==> flow/design.v <==
module cordic_magphase #(
    parameter integer INPUT_WIDTH      = 16,
    parameter integer INT_WIDTH        = 32,
    parameter integer ITERATIONS       = 32,
    parameter integer GAIN_FRAC_BITS   = 28,
    parameter integer OUTPUT_FRAC_BITS = 14
) (
    input  wire                          clk,
    input  wire                          rst_n,
    input  wire                          start,
    input  wire signed [INPUT_WIDTH-1:0] x_in,
    input  wire signed [INPUT_WIDTH-1:0] y_in,
    output reg                           busy,
    output reg                           done,
    output reg  signed [INT_WIDTH-1:0]   magnitude,
    output reg  signed [INT_WIDTH-1:0]   phase
);
    localparam IDLE         = 2'd0;
    localparam ITERATE      = 2'd1;
    localparam POST_PROCESS = 2'd2;
    localparam DONE_STATE   = 2'd3;
    reg [1:0] state, state_next;
    reg signed [INT_WIDTH-1:0] x_reg, y_reg, x_next, y_next;
    reg signed [INT_WIDTH-1:0] z_reg, z_next;
    reg [5:0]                  iter_cnt, iter_cnt_next;
    reg signed [1:0] pi_correction, pi_correction_next;  
    localparam [31:0] PI_CONST32    = 32'h3243F6A8;  
    localparam [31:0] TWOPI_CONST32 = 32'h6487ED51;  
    localparam [31:0] K_INV32       = 32'd162600000;
    localparam signed [INT_WIDTH-1:0] PI_CONST    = {{(INT_WIDTH-32){PI_CONST32[31]}}, PI_CONST32};
    localparam signed [INT_WIDTH-1:0] TWOPI_CONST = {{(INT_WIDTH-32){TWOPI_CONST32[31]}}, TWOPI_CONST32};
    localparam signed [INT_WIDTH-1:0] K_INV       = {{(INT_WIDTH-32){K_INV32[31]}}, K_INV32};
    function signed [31:0] atan_lut;
        input [4:0] idx;
        begin
            case (idx)
                4'd0:  atan_lut = 32'sh0C90FDAA;
                4'd1:  atan_lut = 32'sh076B19C1;
                4'd2:  atan_lut = 32'sh03EB6EBF;
                4'd3:  atan_lut = 32'sh01FD5BA9;
                4'd4:  atan_lut = 32'sh00FFAAE0;
                4'd5:  atan_lut = 32'sh007FF55B;
                4'd6:  atan_lut = 32'sh003FFEA8;
                4'd7:  atan_lut = 32'sh001FFFDA;
                4'd8:  atan_lut = 32'sh000FFFEF;
                4'd9:  atan_lut = 32'sh0007FFFF;
                4'd10: atan_lut = 32'sh0003FFFF;
                4'd11: atan_lut = 32'sh0001FFFF;
                4'd12: atan_lut = 32'sh0000FFFF;
                4'd13: atan_lut = 32'sh00007FFF;
                4'd14: atan_lut = 32'sh00003FFF;
                4'd15: atan_lut = 32'sh00001FFF;  
                5'd16: atan_lut = 32'sh00000FFF;  
                5'd17: atan_lut = 32'sh000007FF;  
                5'd18: atan_lut = 32'sh000003FF;  
                5'd19: atan_lut = 32'sh000001FF;  
                5'd20: atan_lut = 32'sh000000FF;  
                5'd21: atan_lut = 32'sh0000007F;  
                5'd22: atan_lut = 32'sh0000003F;  
                5'd23: atan_lut = 32'sh0000001F;  
                5'd24: atan_lut = 32'sh0000000F;  
                5'd25: atan_lut = 32'sh00000007;  
                5'd26: atan_lut = 32'sh00000003;  
                5'd27: atan_lut = 32'sh00000001;  
                default: atan_lut = 32'sh00000000;  
            endcase
        end
    endfunction
    wire signed [47:0] mag_prod = x_reg * K_INV;  
    wire signed [INT_WIDTH-1:0] mag_corr = mag_prod >>> GAIN_FRAC_BITS;
    reg  signed [INT_WIDTH-1:0] phase_tmp;
    always @(posedge clk or negedge rst_n) begin
        if (!rst_n) begin
            state     <= IDLE;
            busy      <= 1'b0;
            done      <= 1'b0;
            x_reg     <= 0;
            y_reg     <= 0;
            z_reg     <= 0;
            iter_cnt  <= 0;
            magnitude <= 0;
            phase     <= 0;
            pi_correction <= 2'sd0;
        end else begin
            state    <= state_next;
            x_reg    <= x_next;
            y_reg    <= y_next;
            z_reg    <= z_next;
            iter_cnt <= iter_cnt_next;
            pi_correction <= pi_correction_next;
            busy     <= (state_next != IDLE) && (state_next != DONE_STATE);
            done     <= (state_next == DONE_STATE);
            if (state_next == DONE_STATE) begin
                magnitude <= ((mag_corr < 0) ? -mag_corr : mag_corr) << OUTPUT_FRAC_BITS;
                case (pi_correction)
                    -2'sd1: phase_tmp = z_next - PI_CONST;
                    2'sd0:  phase_tmp = z_next;
                    default: phase_tmp = z_next + PI_CONST;
                endcase
                if (phase_tmp > PI_CONST)
                    phase_tmp = phase_tmp - TWOPI_CONST;
                else if (phase_tmp < -PI_CONST)
                    phase_tmp = phase_tmp + TWOPI_CONST;
                phase <= phase_tmp;
            end
        end
    end
    always @* begin
        state_next          = state;
        x_next              = x_reg;
        y_next              = y_reg;
        z_next              = z_reg;
        iter_cnt_next       = iter_cnt;
        pi_correction_next  = pi_correction;
        case (state)
            IDLE, DONE_STATE: begin
                if (start) begin
                    x_next = {{(INT_WIDTH-INPUT_WIDTH){x_in[INPUT_WIDTH-1]}}, x_in};
                    y_next = {{(INT_WIDTH-INPUT_WIDTH){y_in[INPUT_WIDTH-1]}}, y_in};
                    if (x_next < 0) begin
                        x_next = -x_next;
                        y_next = -y_next;
                        pi_correction_next = (y_next >= 0) ? 2'sd1 : -2'sd1;
                    end else begin
                        pi_correction_next = 2'sd0;
                    end
                    z_next        = 0;
                    iter_cnt_next = 0;
                    state_next    = ITERATE;
                end else begin
                    state_next    = IDLE;
                end
            end
            ITERATE: begin
                if (iter_cnt < ITERATIONS) begin
                    if (y_reg >= 0) begin
                        x_next = x_reg + (y_reg >>> iter_cnt);
                        y_next = y_reg - (x_reg >>> iter_cnt);
                        z_next = z_reg + atan_lut(iter_cnt[4:0]);
                    end else begin
                        x_next = x_reg - (y_reg >>> iter_cnt);
                        y_next = y_reg + (x_reg >>> iter_cnt);
                        z_next = z_reg - atan_lut(iter_cnt[4:0]);
                    end
                    iter_cnt_next = iter_cnt + 1'b1;
                    if (iter_cnt == ITERATIONS-1)
                        state_next = POST_PROCESS;
                end else begin
                    state_next = POST_PROCESS;
                end
            end
            POST_PROCESS: begin
                state_next = DONE_STATE;
            end
            default: state_next = IDLE;
        endcase
    end
endmodule
# Tool chain data of cordic_magphase
# The steps from the RTL of cordic_magphase to its reports follow in flow order.
# Lines are those of the file above, counted from 1.
# Library cell names are shortened.
# Not given: n/a
# design
design	cordic_magphase
clock	clk
cell_library	sky130hd
pvt_corner	tt_025C_1v80

# Elaborated design
# Counts by Yosys on the flattened word-level netlist (proc, flatten, opt, wreduce; memories kept). Register bits leave out memories and registers merged into their read ports (data or address). Print and check cells are left out.
# Yosys's memory passes give these memory sizes; they may raise the number of words (mostly to a power of two), join words into wider ones and drop unused or constant bits.
# bits
ff_bits	158
rom_bits	1792
n_memories	2
wordCells	91
# classes
add_sub_neg	14
mul	1
n_cmp	7
equal	9
n_shift	2
muxes	36
n_logic	2
reduce_and_logical	8
# memory_table
name	size	width	read_ports	wr	line_no	source
(name not given)	32	28	1	0	36	case (idx)
(name not given)	32	28	1	0	36
# op_table
cell	count
multiplier 32 x 23 -> 42 bit (second input constant)	1
two-way mux 32 bit	20
case mux 32 bit (select 2 bit)	3
adder 32 bit	3
subtractor 32 bit	3
case mux 32 bit (select 3 bit)	1
negation 16 -> 32 bit	2
>= comparator 32 x 1 -> 1 bit (second input constant)	2
>>> shifter 32 x 6 -> 32 bit	2
adder 32 x 31 -> 32 bit (second input constant)	1
subtractor 32 x 31 -> 32 bit (second input constant)	1
greater-than comparator 32 x 31 -> 1 bit (second input constant)	1
< comparator 32 x 31 -> 1 bit (second input constant)	1
adder 32 bit (second input constant)	1
subtractor 32 bit (second input constant)	1
< comparator 20 x 1 -> 1 bit (second input constant)	1
negation 18 bit	1
two-way mux 18 bit	1
< comparator 16 x 1 -> 1 bit (second input constant)	1
case mux 6 bit (select 2 bit)	1
two-way mux 6 bit	2
two-way mux 2 bit	6
== test 2 bit (second input constant)	4
!= test 2 bit (second input constant)	3
adder 6 x 1 -> 6 bit (second input constant)	1
== test 6 x 5 -> 1 bit (second input constant)	1
< comparator 6 bit (second input constant)	1
case mux 2 bit (select 3 bit)	1
# Not listed: further kinds 9, cells in them 12.

# Logic depth
# Depth = most cells in a row (Yosys ltp): at word level without a register or memory, in the mapped netlist without a sequential cell, where the memories' decode and read muxes count.
# logic_depth
word_depth	14
abc_area	0
mapped_depth	44

# Netlist
# Yosys stat after the flow's synthesis: flattened, memories mapped to cells. It holds for the ABC_AREA given above (unset counts as 0); a run with the other value may have another netlist.
# synth_totals
cells	3625
area_um2	29866.1
sequential_area_um2	4006.3
ff_cells	160
buffers	180
# by_type
cell_type	count
ha_1	355
dfrtp_1	158
fa_1	175
mux4_2	69
a21oi_1	275
xnor2_1	155
inv_1	355
nand2_1	355
o21ai_0	209
nor2_1	257
xor2_1	89
a21o_1	72
mux2i_1	44
nand3_1	87
clkbuf_1	115
a31oi_1	52
mux2_2	27
nor3_1	55
# Other cell types: 97; their cells: 721.

# Worst setup path after synthesis
# OpenSTA on the mapped netlist: ideal clock, no wires. The path of least setup slack (recovery checks aside). Input and output delay are each 20% of the period. Register names are those of the netlist, which keeps one name where synthesis merged equal registers.
# synth_timing
path_kind	input-to-reg
startpoint	input start
endpoint	register phase[10]
clock_period_ps	20000
arrival_ps	8812
t_required_ps	19875
slack_ps	11064
path_delay_ps	4937
path_stages	23
synth_period_reached_ps	8936
# "path_delay_ps" = arrival - input delay + setup time.
# "path_stages" counts driving pins, that of a launching flip-flop among them; a cell with two outputs on the path counts twice.
# "synth_period_reached_ps" is the clock period less the worst setup slack; recovery checks do not enter. This is arithmetic on one report: input and output delays are still those of the set period (20% each).
# Between the ends stands the longest chain of elaborated cells between them, by number of cells; it is not shown to be the way that was timed. Of several equally long chains one is given.
# A line is the first line of the expression or statement that the cell stems from. Yosys adds cells for indexed reads and writes and turns some case tables into memories.
# synth_between
cell_sequence	or3b_1 > clkbuf_1 > and2_1 > clkbuf_1 > buf_1 > a22o_1 > ha_1 > nor2b_1 > o31a_1 > o2111ai_1 > a21oi_1 > o21a_1 > nor4b_1 > o21ai_0 > a22oi_1 > o2111ai_1 > a211o_1 > a31oi_2 > buf_4 > buf_2 > o32ai_1 > xnor2_1 > mux2_2
elab_chain_cells	8
# synth_rtl
item	line_no	source
start: declaration	10	input  wire                          start,
two-way mux 32 bit	117	if (start) begin
case mux 32 bit (select 3 bit)	115	case (state)
adder 32 x 31 -> 32 bit	98	default: phase_tmp = z_next + PI_CONST;
case mux 32 bit (select 2 bit)	95	case (pi_correction)
two-way mux 32 bit	93	if (state_next == DONE_STATE) begin
adder 32 bit	103	phase_tmp = phase_tmp + TWOPI_CONST;
two-way mux 32 bit	102	else if (phase_tmp < -PI_CONST)
two-way mux 32 bit	100	if (phase_tmp > PI_CONST)
end: assignment	82	phase     <= 0;
end: assignment	104	phase <= phase_tmp;
end: declaration	16	output reg  signed [INT_WIDTH-1:0]   phase
# Nets of the timed path that keep an RTL name, with a line that drives or declares them; the list need not be complete.
# synth_named_nets
signal	line_no
z_next[5]	115

# Worst path after layout
# From the final timing report of run 1: the path of least setup slack in the routed layout; clock arrival at registers is part of the times.
# The path's times are printed in steps of 10 ps; the period is the one set.
# layout_timing
path_kind	reg-to-reg
startpoint	register iter_cnt[0]
endpoint	register phase[28]
clock_period_ps	6440
arrival_ps	8180
t_required_ps	6950
slack_ps	-1240
path_stages	41
# Between the ends stands the longest chain of elaborated cells between them, by number of cells; it is not shown to be the way that was timed. Of several equally long chains one is given.
# The chain passes a memory read, where the word-level depth is cut; so it can be longer than that depth.
# layout_between
cell_sequence	dfrtp_4 > buf_4 > ha_4 > inv_4 > ha_4 > nor2_4 > a21oi_4 > inv_2 > buf_4 > buf_4 > buf_4 > o21ai_4 > buf_4 > buf_4 > ha_1 > a211oi_2 > o21ai_4 > buf_6 > [5 not listed] > a22o_1 > ha_4 > a21o_1 > a31o_1 > or3_4 > buf_6 > o2111ai_4 > a21oi_2 > a221o_1 > a21oi_2 > o2111ai_2 > a211o_1 > a31oi_4 > buf_12 > buf_8 > nor4b_2 > or4_1 > nand3_1
elab_chain_cells	14
# layout_rtl
item	line_no	source
start: declaration	25	reg [5:0]                  iter_cnt, iter_cnt_next;
start: assignment	80	iter_cnt  <= 0;
start: assignment	89	iter_cnt <= iter_cnt_next;
memory read (32 x 28 bit)	36	case (idx)
two-way mux 32 bit	136	if (y_reg >= 0) begin
two-way mux 32 bit	135	if (iter_cnt < ITERATIONS) begin
two-way mux 32 bit	115	case (state)
subtractor 32 bit	143	z_next = z_reg - atan_lut(iter_cnt[4:0]);
two-way mux 32 bit	136
two-way mux 32 bit	135
case mux 32 bit (select 3 bit)	115
adder 32 x 31 -> 32 bit	98	default: phase_tmp = z_next + PI_CONST;
case mux 32 bit (select 2 bit)	95	case (pi_correction)
two-way mux 32 bit	93	if (state_next == DONE_STATE) begin
adder 32 bit	103	phase_tmp = phase_tmp + TWOPI_CONST;
two-way mux 32 bit	102	else if (phase_tmp < -PI_CONST)
two-way mux 32 bit	100	if (phase_tmp > PI_CONST)
end: assignment	82	phase     <= 0;
end: assignment	104	phase <= phase_tmp;
end: declaration	16	output reg  signed [INT_WIDTH-1:0]   phase
# Nets of the timed path that keep an RTL name, with a line that drives or declares them; the list need not be complete.
# layout_named_nets
signal	line_no
z_next[17]	115

# Measured results for cordic_magphase: 3 stored runs of the Yosys and OpenROAD flow on sky130hd. The settings differ; the order carries no meaning. The constraints put input and output delay at 20% of the set period each and load the outputs with 0.01 pF.
# "achieved_clock_period_ps" = clock period - worst setup slack. The figure is calculated, with input and output delays left at 20% of the set period.
# "worst_path_time_ps" means the part of the period allowed to the worst setup path (the constraints hold back 20% at inputs and 20% at outputs) less its slack; where the path has registers, the arrival times of their clocks count too.
# "worst_path_time_ps" is known to 10 ps.
# Among the settings, - means not set for that run.
# Results: - = not shown.
run	CELL_PAD_IN_SITES_DETAIL_PLACEMENT	CELL_PAD_IN_SITES_GLOBAL_PLACEMENT	CORE_ASPECT_RATIO	CORE_MARGIN	CORE_UTILIZATION	CTS_CLUSTER_DIAMETER	MIN_ROUTING_LAYER	SETUP_SLACK_MARGIN	TNS_END_PERCENT	period_ns	CAP_MARGIN	SLEW_MARGIN	CTS_CLUSTER_SIZE	GPL_TIMING_DRIVEN	MAX_ROUTING_LAYER	ABC_AREA	PLACE_DENSITY_LB_ADDON	ys_area_um2	design_die_area_um2	finish.stdcell_area_um2	layout_utilization_frac	ws_setup_ps	setupTns_ps	hold_ws_ps	achieved_clock_period_ps	worst_path_time_ps	critical_path_kind
run 1	2	3	0.85	10	19	112	met2	0.49	80	6.44	20	20	-	-	-	-	-	29866.1	173502.0	47406.7	0.303	-1238	-55913	493	7678	7680	reg-to-reg
run 2	-	3	-	2	23	243	-	-	-	11.1	25	5	88	0	met4	-	-	29866.1	132751.0	33789.9	0.262	435	0	421	10665	10660	reg-to-reg
run 3	2	0	0.73	10	71	112	met2	0.49	80	6.44	0	20	-	-	met5	1	0.11	-	-	-	-	-	-	-	-	-	-
# Run 3: did not finish, placement stopped with DPL-0033
